==> flow/design.v <==
module axi4_slave #(
    parameter int          NUM_REGS   = 4     ,
    parameter integer      ID_WIDTH   = 4     ,
    parameter integer      ADDR_WIDTH = 32    ,
    parameter integer      DATA_WIDTH = 32    ,
    parameter logic [31:0] BASE_ADDR  = 32'h0
)(
    input  logic                     ACLK,
    input  logic                     ARESETN,
    input  logic [ID_WIDTH-1:0]       S_AXI_AWID     ,
    input  logic [ADDR_WIDTH-1:0]     S_AXI_AWADDR   ,
    input  logic [7:0]                S_AXI_AWLEN    ,
    input  logic [2:0]                S_AXI_AWSIZE   ,
    input  logic [1:0]                S_AXI_AWBURST  ,
    input  logic                      S_AXI_AWVALID  ,
    output logic                      S_AXI_AWREADY  ,
    input  logic [DATA_WIDTH-1:0]     S_AXI_WDATA    ,
    input  logic [(DATA_WIDTH/8)-1:0] S_AXI_WSTRB    ,
    input  logic                      S_AXI_WLAST    ,
    input  logic                      S_AXI_WVALID   ,
    output logic                      S_AXI_WREADY   ,
    output logic [ID_WIDTH-1:0]       S_AXI_BID      ,
    output logic [1:0]                S_AXI_BRESP    ,
    output logic                      S_AXI_BVALID   ,
    input  logic                      S_AXI_BREADY   ,
    input  logic [ID_WIDTH-1:0  ]     S_AXI_ARID     ,
    input  logic [ADDR_WIDTH-1:0]     S_AXI_ARADDR   ,
    input  logic [7:0]                S_AXI_ARLEN    ,
    input  logic [2:0]                S_AXI_ARSIZE   ,
    input  logic [1:0]                S_AXI_ARBURST  ,
    input  logic                      S_AXI_ARVALID  ,
    output logic                      S_AXI_ARREADY  ,
    output logic [ID_WIDTH-1:0  ]     S_AXI_RID      ,
    output logic [DATA_WIDTH-1:0]     S_AXI_RDATA    ,
    output logic [1:0]                S_AXI_RRESP    ,
    output logic                      S_AXI_RLAST    ,
    output logic                      S_AXI_RVALID   ,
    input  logic                      S_AXI_RREADY   ,
    output logic                      write_en        ,
    output logic                      read_en
);
localparam ADDR_LSB     = $clog2(DATA_WIDTH / 8);
localparam ADDR_INDEX_W = $clog2(NUM_REGS);
logic [DATA_WIDTH-1:0] regfile [NUM_REGS-1:0];  
logic [ADDR_INDEX_W-1:0] write_ptr;
typedef enum logic [1:0] {
    WR_IDLE,     
    WR_WAIT,     
    WR_DATA,     
    WR_RESP      
} wr_state_t;
wr_state_t wr_state, wr_next;
logic awc_hs, wc_hs; 
logic [ADDR_WIDTH-1:0]      addr_latch     ;
logic [ID_WIDTH-1:0]        awid_latch     ;
logic [7:0]  awlen_latch    ;
logic [2:0]  awsize_latch   ;
logic [1:0]  awburst_latch  ;
logic [DATA_WIDTH-1:0]      wdata_latch    ; 
logic [(DATA_WIDTH/8)-1:0]  wstrb_latch    ;
logic                       wlast_latch    ;
logic [ADDR_WIDTH-1:0]      awaddr_latch   ;
logic [11:0] wr_transfer_size, wr_wrap_start, wr_transfer_size_latch, wr_wrap_start_latch, wr_wrap_end, wr_wrap_end_latch;
assign wr_transfer_size = (awlen_latch + 1)*(2**awsize_latch);
assign wr_wrap_start    = (S_AXI_AWADDR/ wr_transfer_size) * wr_transfer_size;
assign wr_wrap_end      = wr_wrap_start + wr_transfer_size;
logic [7:0] wr_beat_count;  
logic awaddr_err, wstrb_err, wr_burst_err;
always_comb begin
    wr_next = wr_state;  
    case(wr_state)
        WR_IDLE : if (S_AXI_AWVALID || S_AXI_WVALID)                          wr_next = WR_WAIT;
        WR_WAIT : if (awc_hs && wc_hs)                                        wr_next = WR_DATA;
        WR_DATA : if (S_AXI_WLAST || wstrb_err || awaddr_err || wr_burst_err) wr_next = WR_RESP;
        WR_RESP : if (S_AXI_BREADY)                                           wr_next = WR_IDLE;
    endcase
end
always_ff @(posedge ACLK or negedge ARESETN) begin
    if (!ARESETN)
        wr_state <= WR_IDLE;
    else
        wr_state <= wr_next;
end
always_ff @(posedge ACLK or negedge ARESETN) begin
    if (!ARESETN) begin
        S_AXI_AWREADY          <=  0    ;
        awc_hs                 <= '0    ;
        awid_latch             <= '0    ;
        awlen_latch            <= '0    ;
        awsize_latch           <= '0    ;
        awburst_latch          <= '0    ;
        awaddr_err             <= '0    ;
        wr_burst_err           <= '0    ;
        S_AXI_WREADY           <=  0    ;
        wr_beat_count          <=  0    ;
        write_ptr              <= '0    ;  
        wc_hs                  <= '0    ;
        wr_transfer_size_latch <= '0    ;
        wr_wrap_start_latch    <= '0    ;
        wr_wrap_end_latch      <= '0    ;
        wstrb_err              <= '0    ;
        S_AXI_BID              <= '0    ;
        S_AXI_BVALID           <= '0    ;
        S_AXI_BRESP            <= 2'b00 ;
        for (int r = 0; r < NUM_REGS; r++)
            regfile[r]         <= '0    ;
    end
    else begin
        case(wr_state)
            WR_IDLE: begin
                S_AXI_AWREADY          <= '0;
                S_AXI_WREADY           <= '0;
                awc_hs                 <= '0;
                awid_latch             <= '0;
                awlen_latch            <= '0;
                awsize_latch           <= '0;
                awburst_latch          <= '0;
                write_ptr              <= '0;
                wr_transfer_size_latch <= '0;
                wr_wrap_start_latch    <= '0;
                wr_wrap_end_latch      <= '0;
                S_AXI_BID              <= '0;
                S_AXI_BRESP            <= '0;
                S_AXI_BVALID           <= '0;
                awaddr_err             <= '0;
                wr_burst_err           <= '0;
                wstrb_err              <= '0;
            end
            WR_WAIT: begin
                if(S_AXI_AWVALID) begin
                    S_AXI_AWREADY          <= 1'b1              ;
                    awc_hs                 <= 1'b1              ;
                    awid_latch             <= S_AXI_AWID        ;
                    awlen_latch            <= S_AXI_AWLEN       ;
                    awsize_latch           <= S_AXI_AWSIZE      ;
                    awburst_latch          <= S_AXI_AWBURST     ;
                    awaddr_latch           <= S_AXI_AWADDR      ;
                    write_ptr              <= S_AXI_AWADDR[4:2] ;
                    wr_transfer_size_latch <= wr_transfer_size  ;
                    wr_wrap_start_latch    <= wr_wrap_start     ;
                    wr_wrap_end_latch      <= wr_wrap_end       ;
                end
                S_AXI_WREADY <= 1'b1;
                if(S_AXI_WVALID) begin
                    wc_hs        <= 1'b1;
                end
            end
            WR_DATA: begin
                S_AXI_AWREADY <= 1'b0;  
                if(!(wstrb_err || awaddr_err || wr_burst_err) && wr_beat_count < awlen_latch + 1) begin
                    for (int i = 0; i < DATA_WIDTH/8; i++) begin
                        if (S_AXI_WSTRB[i])
                            regfile[write_ptr][8*i +: 8] <= S_AXI_WDATA[8*i +: 8];
                    end
                    wr_beat_count <= wr_beat_count + 1;
                    case(awburst_latch)  
                        2'b00: write_ptr <= write_ptr;       
                        2'b01: begin
                            if(write_ptr >= awlen_latch) begin
                                awaddr_err <= 1'b1;
                            end
                            else begin
                                write_ptr <= write_ptr + 1;   
                            end
                        end
                        2'b10: begin                         
                            if (write_ptr + 1 == wr_wrap_end_latch) begin
                                write_ptr <= wr_wrap_start_latch;
                            end
                            else begin
                                write_ptr <= write_ptr + 1;
                            end
                        end
                        2'b11:  wr_burst_err <= 1'b1;   
                    endcase
                end
                if(S_AXI_WSTRB == '0) begin
                    wstrb_err <= 1'b1;
                end
                if (wr_beat_count == 0) begin
                    if(!(awaddr_latch[1:0] == 2'b00)) begin
                        awaddr_err <= 1'b1;
                    end
                end
                if(wr_beat_count > 0) begin
                    if (write_ptr < awaddr_latch[ADDR_LSB +: ADDR_INDEX_W] || write_ptr > awaddr_latch[ADDR_LSB +: ADDR_INDEX_W] + (1 << ADDR_INDEX_W) - 1) begin
                        awaddr_err <=1'b1;
                    end
                end
            end
            WR_RESP: begin
                wr_beat_count <= '0;
                S_AXI_WREADY  <= 1'b0;
                S_AXI_BVALID  <= 1'b1;
                S_AXI_BID     <= awid_latch;
                S_AXI_BRESP  <= (awaddr_err)                ? 2'b11 :   
                                (wstrb_err || wr_burst_err) ? 2'b10 :   
                                                              2'b00 ;   
                if (S_AXI_BREADY && S_AXI_BVALID) begin
                    awc_hs        <= 1'b0;
                    wc_hs         <= 1'b0;
                    S_AXI_BVALID  <= 1'b0;
                    write_ptr     <= '0;
                end
            end
        endcase
    end
end
typedef enum logic [1:0] {
    RD_IDLE,     
    RD_WAIT,     
    RD_DATA      
} rd_state_t;
rd_state_t rd_state, rd_next;
logic ar_hs;
logic [7:0] rd_beat_count;
logic ar_err, r_burst_err;
always_comb begin
    rd_next = rd_state;
    case(rd_state)
        RD_IDLE: if (S_AXI_ARVALID)                               rd_next = RD_WAIT;
        RD_WAIT: if (ar_hs )                                      rd_next = RD_DATA;
        RD_DATA: if (rd_beat_count == 0 || ar_err || r_burst_err) rd_next = RD_IDLE;
    endcase
end
always_ff @(posedge ACLK or negedge ARESETN) begin
    if(!ARESETN) begin
        rd_state <= RD_IDLE;
    end
    else begin
        rd_state <= rd_next;
    end
end
logic [ADDR_INDEX_W-1:0] read_ptr;
logic [ADDR_WIDTH-1:0]  arid_latch    ;
logic [7:0]             arlen_latch   ;
logic [2:0]             arsize_latch  ;
logic [ADDR_WIDTH-1:0]  araddr_latch  ;
logic [1:0]             arburst_latch ;
logic                   rd_complete   ;
logic [11:0] rd_transfer_size, rd_wrap_start, rd_transfer_size_latch, rd_wrap_start_latch, rd_wrap_end, rd_wrap_end_latch;
assign rd_transfer_size = (arlen_latch + 1)*(2**arsize_latch);
assign rd_wrap_start    = (S_AXI_ARADDR/ rd_transfer_size) * rd_transfer_size;
assign rd_wrap_end      = rd_wrap_start + rd_transfer_size;
always_ff @(posedge ACLK or negedge ARESETN) begin
    if(!ARESETN) begin
        S_AXI_ARREADY <=  0   ;
        S_AXI_RID     <= '0   ;
        S_AXI_RDATA   <= '0   ;
        S_AXI_RRESP   <= 2'b00;
        S_AXI_RLAST   <=  0   ;
        S_AXI_RVALID  <=  0   ;
        read_ptr      <= '0   ;
        ar_hs         <=  0   ;
    end
    else begin
        case(rd_state)
            RD_IDLE: begin
                S_AXI_ARREADY          <=  0;
                S_AXI_RLAST            <=  0;
                S_AXI_RVALID           <=  0;
                ar_hs                  <=  0;
                arid_latch             <= '0;
                arlen_latch            <= '0;
                arsize_latch           <= '0;
                araddr_latch           <= '0;
                r_burst_err            <= '0;
                ar_err                 <= '0;
                arburst_latch          <= '0;
                read_ptr               <= '0;
                rd_beat_count          <= '0;
                rd_transfer_size_latch <= '0;
                rd_wrap_start_latch    <= '0;
                rd_wrap_end_latch      <= '0;
            end
            RD_WAIT: begin
                S_AXI_ARREADY          <= 1'b1              ;
                ar_hs                  <= 1'b1              ;
                arid_latch             <= S_AXI_ARID        ;
                arlen_latch            <= S_AXI_ARLEN       ;
                araddr_latch           <= S_AXI_ARADDR      ;
                arsize_latch           <= S_AXI_ARSIZE      ;
                arburst_latch          <= S_AXI_ARBURST     ;
                read_ptr               <= S_AXI_ARADDR[4:2] ;
                rd_beat_count          <= arlen_latch + 1   ;
                rd_transfer_size_latch <= rd_transfer_size  ;
                rd_wrap_start_latch    <= rd_wrap_start     ;   
                rd_wrap_end_latch      <= rd_wrap_end       ;
            end
            RD_DATA: begin
                S_AXI_ARREADY          <= 1'b0;
                if (rd_beat_count == arlen_latch + 1 && !(araddr_latch[1:0] == 2'b00)) begin
                    ar_err <= 1'b1;
                    if (S_AXI_RREADY) begin
                        S_AXI_RVALID <= 1'b1;
                        S_AXI_RLAST  <= 1'b1;
                        S_AXI_RID    <= arid_latch;
                        S_AXI_RRESP  <= 2'b11;
                    end
                end
                else if (rd_beat_count == arlen_latch && (read_ptr < araddr_latch[4:2] || read_ptr > araddr_latch[4:2] + 7)) begin
                    ar_err <= 1'b1;
                    if (S_AXI_RREADY) begin
                        S_AXI_RVALID <= 1'b1;
                        S_AXI_RLAST  <= 1'b1;
                        S_AXI_RID    <= arid_latch;
                        S_AXI_RRESP  <= 2'b11;
                    end
                end
                else if (arburst_latch == 2'b11) begin
                    r_burst_err <= 1'b1;
                    if (S_AXI_RREADY) begin
                        S_AXI_RVALID <= 1'b1;
                        S_AXI_RLAST  <= 1'b1;
                        S_AXI_RID    <= arid_latch;
                        S_AXI_RRESP  <= 2'b01;
                    end
                end
                else begin
                    if(rd_beat_count > 1 && S_AXI_RREADY) begin
                        S_AXI_RVALID <= 1'b1;
                        S_AXI_RDATA  <= regfile[read_ptr];
                        S_AXI_RID    <= arid_latch;
                        case(arburst_latch)
                            2'b00: read_ptr <= read_ptr;         
                            2'b01: 
                                if(read_ptr >= arlen_latch) begin
                                    ar_err <= 1'b1;
                                end
                                else begin 
                                read_ptr <= read_ptr + 1;     
                                end
                            2'b10:                               
                                if (read_ptr + 1 == rd_wrap_end_latch) begin
                                    read_ptr <= rd_wrap_start_latch;
                                end
                                else begin
                                    read_ptr <= read_ptr + 1;
                                end
                        endcase
                        rd_beat_count <= rd_beat_count - 1;
                    end
                    else if (rd_beat_count == 1 && S_AXI_RREADY) begin
                        S_AXI_RVALID <= 1'b1;
                        S_AXI_RLAST  <= 1'b1;
                        S_AXI_RDATA  <= regfile[read_ptr];
                        S_AXI_RID    <= arid_latch;
                        S_AXI_RRESP  <= (ar_err)      ? 2'b11 :   
                                        (r_burst_err) ? 2'b10 :   
                                                        2'b00 ;   
                        rd_beat_count <= 0;
                    end
                end
            end
        endcase
    end
end
assign write_en = awc_hs && wc_hs;
assign read_en  = ar_hs;
endmodule
Appendix: tool output

Reports on axi4_slave

Each step is given for the RTL above and for the edited RTL.
"before" refers to lines of the RTL above, "after" to lines of the edited file.
"change": "after" minus "before" as printed here.
Library cell names are shortened.
Not given: --

Design top: axi4_slave
Clock port: ACLK
Cell library: sky130hd
Timing corner: tt_025C_1v80

Edit of the RTL

The edit as a unified diff against the file above.
The edit is scripted: it alters the design's behaviour and was not made to optimise anything.

```diff
@@ -356,5 +356,7 @@
     end
 end
-assign write_en = awc_hs && wc_hs;
+logic write_en_q;
+always_ff @(posedge ACLK) write_en_q <= awc_hs && wc_hs;
+assign write_en = write_en_q;
 assign read_en  = ar_hs;
 endmodule
```

Word level

Source: Yosys, flattened and elaborated. Widths are those after wreduce. Registers that Yosys merges into a memory's read port (data or address) are not register bits. Print and check cells do not count.

Cells by class:

| what                             | before | after | change |
| add/sub/neg operators            | 11     | 11    | 0 |
| $mul                             | 4      | 4     | 0 |
| divide/modulo/power cells        | 2      | 2     | 0 |
| $lt $le $gt $ge                  | 9      | 9     | 0 |
| equality and inequality tests    | 54     | 54    | 0 |
| shifts and indexed selects       | 2      | 2     | 0 |
| mux-type cells                   | 121    | 121   | 0 |
| bitwise logic cells              | 3      | 3     | 0 |
| reductions and logical operators | 85     | 85    | 0 |

Operator kinds equal on both sides are left out: 67.

Storage and ports:

| what                       | before | after | change |
| register bits              | 281    | 282   | +1 |
| output and inout port bits | 52     | 52    | 0 |
| word-level cells           | 346    | 347   | +1 |

Logic depth

Depth = most cells in a row (Yosys ltp): at word level without a register or memory, in the mapped netlist without a sequential cell, where the memories' decode and read muxes count.

Depth:

| what                          | before | after | change |
| word-level depth              | 10     | 10    | 0 |
| ABC_AREA                      | 0      | 0     | -- |
| gate-level depth with buffers | 550    | 550   | 0 |
| depth with buffers taken out  | 511    | 511   | 0 |

Netlist

The flow's flattened synthesis, as Yosys stat reports it; memories are mapped. The netlist is that of the ABC_AREA named above (0 if unset); the other value can give another one.

Cells by type:

| type    | before | after | change |
| dfxtp_1 | 0      | 1     | +1 |

Cell types equal on both sides are left out: 141.

Synthesis totals:

| what                              | before  | after   | change |
| cell count                        | 8007    | 8008    | +1 |
| mapped area (um2)                 | 61413.9 | 61433.9 | +20.0 |
| sequential part of the area (um2) | 7359.6  | 7379.6  | +20.0 |
| flip-flop cells                   | 284     | 285     | +1 |

Timing after synthesis

Path of least setup slack by OpenSTA after synthesis, without wires, with an ideal clock, recovery checks aside; 20% of the period is set as input and as output delay. Where synthesis merged equal registers, the netlist keeps one of their names.

Path after synthesis:

| what                              | before                         | after                          | change |
| path type                         | input -> register              | input -> register              | -- |
| start                             | input S_AXI_ARADDR[31]         | input S_AXI_ARADDR[31]         | -- |
| end                               | register rd_wrap_end_latch[11] | register rd_wrap_end_latch[11] | -- |
| period (ns)                       | 200.0                          | 200.0                          | 0.0 |
| launch time at the first pin (ns) | 40.000                         | 40.000                         | 0.000 |
| data arrival time (ns)            | 138.168                        | 138.168                        | 0.000 |
| required time (ns)                | 199.733                        | 199.733                        | 0.000 |
| setup slack (ns)                  | 61.565                         | 61.565                         | 0.000 |
| path delay (ns)                   | 98.435                         | 98.435                         | 0.000 |
| driving pins on the path          | 505                            | 505                            | 0 |
| path buffers                      | 44                             | 44                             | 0 |
| synthesis period reached (ns)     | 138.435                        | 138.435                        | 0.000 |

"path delay" = arrival - input delay + setup time.
"driving pins on the path" counts driving pins, that of a launching flip-flop among them; a cell with two outputs on the path counts twice.
"synthesis period reached" is the clock period less the worst setup slack; recovery checks do not enter. This is arithmetic on one report: input and output delays are still those of the set period (20% each).
The rows between start and end are the longest chain of elaborated cells between them; the timing report does not say that the signal goes this way. Where chains are equally long, one stands for them.
A line is the first line of the expression or statement that the cell stems from. Yosys adds cells for indexed reads and writes and turns some case tables into memories.

Between the ends, after synthesis, before:
Path through: ha_1 > a21oi_1 > ha_1 > o21a_1 > o21ai_0 > nor3_1 > mux2i_1 > ha_1 > o21a_1 > o21ai_0 > a21oi_1 > nand2_1 > nand2_1 > o21ai_0 > ha_1 > o21a_1 > o21a_1 > o21a_1 > (+469 left out) > inv_1 > o21bai_1 > a21oi_1 > xnor2_1 > xnor2_1 > xnor2_1 > xnor2_1 > xnor2_1 > xor2_1 > xnor2_1 > xnor2_1 > xnor2_1 > xnor2_1 > xnor2_1 > xnor2_1 > xnor2_1 > nand2b_1 > mux2i_1
Cells in the longest elaborated chain: 4
Elaborated cells between the ends (all ways): 4
RTL lines with such cells: 3
Classes of those cells: add/sub: 1; mul: 1; div: 1; mux: 1

Ends and longest elaborated chain, after synthesis, before:

| what                                           | RTL line | text |
| from (decl)                                    | 27       | `input  logic [ADDR_WIDTH-1:0]     S_AXI_ARADDR   ,` |
| 32-bit by 12-bit divider with 32-bit output    | 243      | `assign rd_wrap_start    = (S_AXI_ARADDR/ rd_transfer_size) * rd_transfer_size;` |
| 32-bit by 12-bit multiplier with 12-bit output | 243      |  |
| 12-bit adder                                   | 244      | `assign rd_wrap_end      = rd_wrap_start + rd_transfer_size;` |
| 12-bit parallel mux with 2-bit select          | 257      | `case(rd_state)` |
| to (assign)                                    | 274      | `rd_wrap_end_latch      <= '0;` |
| to (assign)                                    | 288      | `rd_wrap_end_latch      <= rd_wrap_end       ;` |
| to (decl)                                      | 241      | `logic [11:0] rd_transfer_size, rd_wrap_start, rd_transfer_size_latch, rd_wrap_start_latch, rd_wrap_end, rd_wra ...` |

Between the ends, after synthesis, after:
Path through: ha_1 > a21oi_1 > ha_1 > o21a_1 > o21ai_0 > nor3_1 > mux2i_1 > ha_1 > o21a_1 > o21ai_0 > a21oi_1 > nand2_1 > nand2_1 > o21ai_0 > ha_1 > o21a_1 > o21a_1 > o21a_1 > (+469 left out) > inv_1 > o21bai_1 > a21oi_1 > xnor2_1 > xnor2_1 > xnor2_1 > xnor2_1 > xnor2_1 > xor2_1 > xnor2_1 > xnor2_1 > xnor2_1 > xnor2_1 > xnor2_1 > xnor2_1 > xnor2_1 > nand2b_1 > mux2i_1
Cells in the longest elaborated chain: 4
Elaborated cells between the ends (all ways): 4
RTL lines with such cells: 3
Classes of those cells: add/sub: 1; mul: 1; div: 1; mux: 1

Ends and longest elaborated chain, after synthesis, after:

| what                                           | RTL line | text |
| from (decl)                                    | 27       | `input  logic [ADDR_WIDTH-1:0]     S_AXI_ARADDR   ,` |
| 32-bit by 12-bit divider with 32-bit output    | 243      | `assign rd_wrap_start    = (S_AXI_ARADDR/ rd_transfer_size) * rd_transfer_size;` |
| 32-bit by 12-bit multiplier with 12-bit output | 243      |  |
| 12-bit adder                                   | 244      | `assign rd_wrap_end      = rd_wrap_start + rd_transfer_size;` |
| 12-bit parallel mux with 2-bit select          | 257      | `case(rd_state)` |
| to (assign)                                    | 274      | `rd_wrap_end_latch      <= '0;` |
| to (assign)                                    | 288      | `rd_wrap_end_latch      <= rd_wrap_end       ;` |
| to (decl)                                      | 241      | `logic [11:0] rd_transfer_size, rd_wrap_start, rd_transfer_size_latch, rd_wrap_start_latch, rd_wrap_end, rd_wra ...` |

Timing after layout

Path of least setup slack in the final report of the runs of set A (OpenROAD, finished layout, wires in). Where an end is a register, its clock arrival counts in the times.

Path post-layout:

| what                              | before                         | after                          | change |
| path type                         | input -> register              | input -> register              | -- |
| start                             | input S_AXI_AWADDR[31]         | input S_AXI_AWADDR[31]         | -- |
| end                               | register wr_wrap_end_latch[11] | register wr_wrap_end_latch[11] | -- |
| period (ns)                       | 155.0                          | 155.0                          | 0.0 |
| launch time at the first pin (ns) | 31.00                          | 31.00                          | 0.00 |
| data arrival time (ns)            | 143.09                         | 143.01                         | -0.08 |
| required time (ns)                | 155.44                         | 155.44                         | 0.00 |
| setup slack (ns)                  | 12.35                          | 12.43                          | +0.08 |
| driving pins on the path          | 456                            | 456                            | 0 |
| path buffers                      | 5                              | 5                              | 0 |

The rows between start and end are the longest chain of elaborated cells between them; the timing report does not say that the signal goes this way. Where chains are equally long, one stands for them.
At most two assigning lines are given for a register; there are more.

Between the ends, post-layout, before:
Path through: clkdlybuf4s50_1 > ha_1 > o21ai_0 > nor3_1 > a31oi_1 > a31oi_1 > ha_1 > o21ai_0 > nand2b_1 > and2_1 > a21oi_1 > a31oi_1 > ha_1 > o21a_1 > o21a_1 > o21a_1 > o31ai_1 > a22o_1 > (+420 left out) > inv_1 > o21bai_1 > a21oi_1 > xnor2_1 > xnor2_1 > xnor2_1 > xnor2_1 > xnor2_1 > xnor2_1 > xnor2_1 > xnor2_1 > xnor2_1 > xnor2_1 > xnor2_1 > xnor2_1 > xnor2_1 > xor2_1 > o21ai_1
Cells in the longest elaborated chain: 5
Elaborated cells between the ends (all ways): 5
RTL lines with such cells: 4
Classes of those cells: add/sub: 1; mul: 1; div: 1; mux: 2

Ends and longest elaborated chain, post-layout, before:

| what                                           | RTL line | text |
| from (decl)                                    | 11       | `input  logic [ADDR_WIDTH-1:0]     S_AXI_AWADDR   ,` |
| 32-bit by 12-bit divider with 32-bit output    | 65       | `assign wr_wrap_start    = (S_AXI_AWADDR/ wr_transfer_size) * wr_transfer_size;` |
| 32-bit by 12-bit multiplier with 12-bit output | 65       |  |
| 12-bit adder                                   | 66       | `assign wr_wrap_end      = wr_wrap_start + wr_transfer_size;` |
| 12-bit two-way mux                             | 130      | `if(S_AXI_AWVALID) begin` |
| 12-bit parallel mux with 2-bit select          | 109      | `case(wr_state)` |
| to (assign)                                    | 100      | `wr_wrap_end_latch      <= '0    ;` |
| to (assign)                                    | 141      | `wr_wrap_end_latch      <= wr_wrap_end       ;` |
| to (decl)                                      | 63       | `logic [11:0] wr_transfer_size, wr_wrap_start, wr_transfer_size_latch, wr_wrap_start_latch, wr_wrap_end, wr_wra ...` |

Between the ends, post-layout, after:
Path through: clkdlybuf4s50_1 > ha_1 > o21ai_0 > nor3_1 > a31oi_1 > a31oi_1 > ha_1 > o21ai_0 > nand2b_1 > o21ai_0 > nor2_1 > o22ai_1 > ha_1 > o21a_1 > o21a_1 > o31ai_1 > a22o_1 > ha_1 > (+420 left out) > inv_1 > o21bai_1 > a21oi_1 > xnor2_1 > xnor2_1 > xnor2_1 > xnor2_1 > xnor2_1 > xnor2_1 > xnor2_1 > xnor2_1 > xnor2_1 > xnor2_1 > xnor2_1 > xnor2_1 > xnor2_1 > xor2_1 > o21ai_1
Cells in the longest elaborated chain: 5
Elaborated cells between the ends (all ways): 5
RTL lines with such cells: 4
Classes of those cells: add/sub: 1; mul: 1; div: 1; mux: 2

Ends and longest elaborated chain, post-layout, after:

| what                                           | RTL line | text |
| from (decl)                                    | 11       | `input  logic [ADDR_WIDTH-1:0]     S_AXI_AWADDR   ,` |
| 32-bit by 12-bit divider with 32-bit output    | 65       | `assign wr_wrap_start    = (S_AXI_AWADDR/ wr_transfer_size) * wr_transfer_size;` |
| 32-bit by 12-bit multiplier with 12-bit output | 65       |  |
| 12-bit adder                                   | 66       | `assign wr_wrap_end      = wr_wrap_start + wr_transfer_size;` |
| 12-bit two-way mux                             | 130      | `if(S_AXI_AWVALID) begin` |
| 12-bit parallel mux with 2-bit select          | 109      | `case(wr_state)` |
| to (assign)                                    | 100      | `wr_wrap_end_latch      <= '0    ;` |
| to (assign)                                    | 141      | `wr_wrap_end_latch      <= wr_wrap_end       ;` |
| to (decl)                                      | 63       | `logic [11:0] wr_transfer_size, wr_wrap_start, wr_transfer_size_latch, wr_wrap_start_latch, wr_wrap_end, wr_wra ...` |

Layout results

Both versions went through the flow (Yosys, OpenROAD) with the same settings in each pair. Constraints: input delay and output delay 20% of the set period each, output load 0.01 pF.

Settings, set A:
CORE_UTILIZATION: 40
PLACE_DENSITY: 0.6
period_ns: 155.0
CAP_MARGIN: 20
CORE_MARGIN: 2
SLEW_MARGIN: 20

Measured results, set A:

| what                                   | before   | after    | change |
| chip area in the Yosys report (um2)    | 61413.9  | 61433.9  | +20.0 |
| overall die area (um2)                 | 156685.0 | 156737.0 | +52.0 |
| standard-cell area after layout (um2)  | 66366.2  | 66408.7  | +42.5 |
| utilization of the finished layout (%) | 43.6     | 43.6     | 0.0 |
| setup slack of the worst path (ns)     | 12.353   | 12.429   | +0.076 |
| setup total negative slack (ns)        | 0.000    | 0.000    | 0.000 |
| worst hold slack after layout (ns)     | 0.480    | 0.477    | -0.003 |
| achieved clock period (ns)             | 142.647  | 142.571  | -0.076 |

Settings, set B:
CAP_MARGIN: 15
CELL_PAD_IN_SITES_DETAIL_PLACEMENT: 0
CORE_ASPECT_RATIO: 1.27
CORE_UTILIZATION: 61
GPL_ROUTABILITY_DRIVEN: 0
PLACE_DENSITY_LB_ADDON: 0.19
SLEW_MARGIN: 5
period_ns: 171.0
CORE_MARGIN: 2

Measured results, set B:

| what                                   | before   | after    | change |
| chip area in the Yosys report (um2)    | 61413.9  | 61433.9  | +20.0 |
| overall die area (um2)                 | 103250.0 | 103285.0 | +35.0 |
| standard-cell area after layout (um2)  | 65465.3  | 65410.2  | -55.1 |
| utilization of the finished layout (%) | 65.4     | 65.3     | -0.1 |
| setup slack of the worst path (ns)     | 24.684   | 26.187   | +1.503 |
| setup total negative slack (ns)        | 0.000    | 0.000    | 0.000 |
| worst hold slack after layout (ns)     | 0.477    | 0.480    | +0.003 |
| achieved clock period (ns)             | 146.316  | 144.813  | -1.503 |

"achieved clock period" = clock period - worst setup slack. The figure is calculated, with input and output delays left at 20% of the set period.
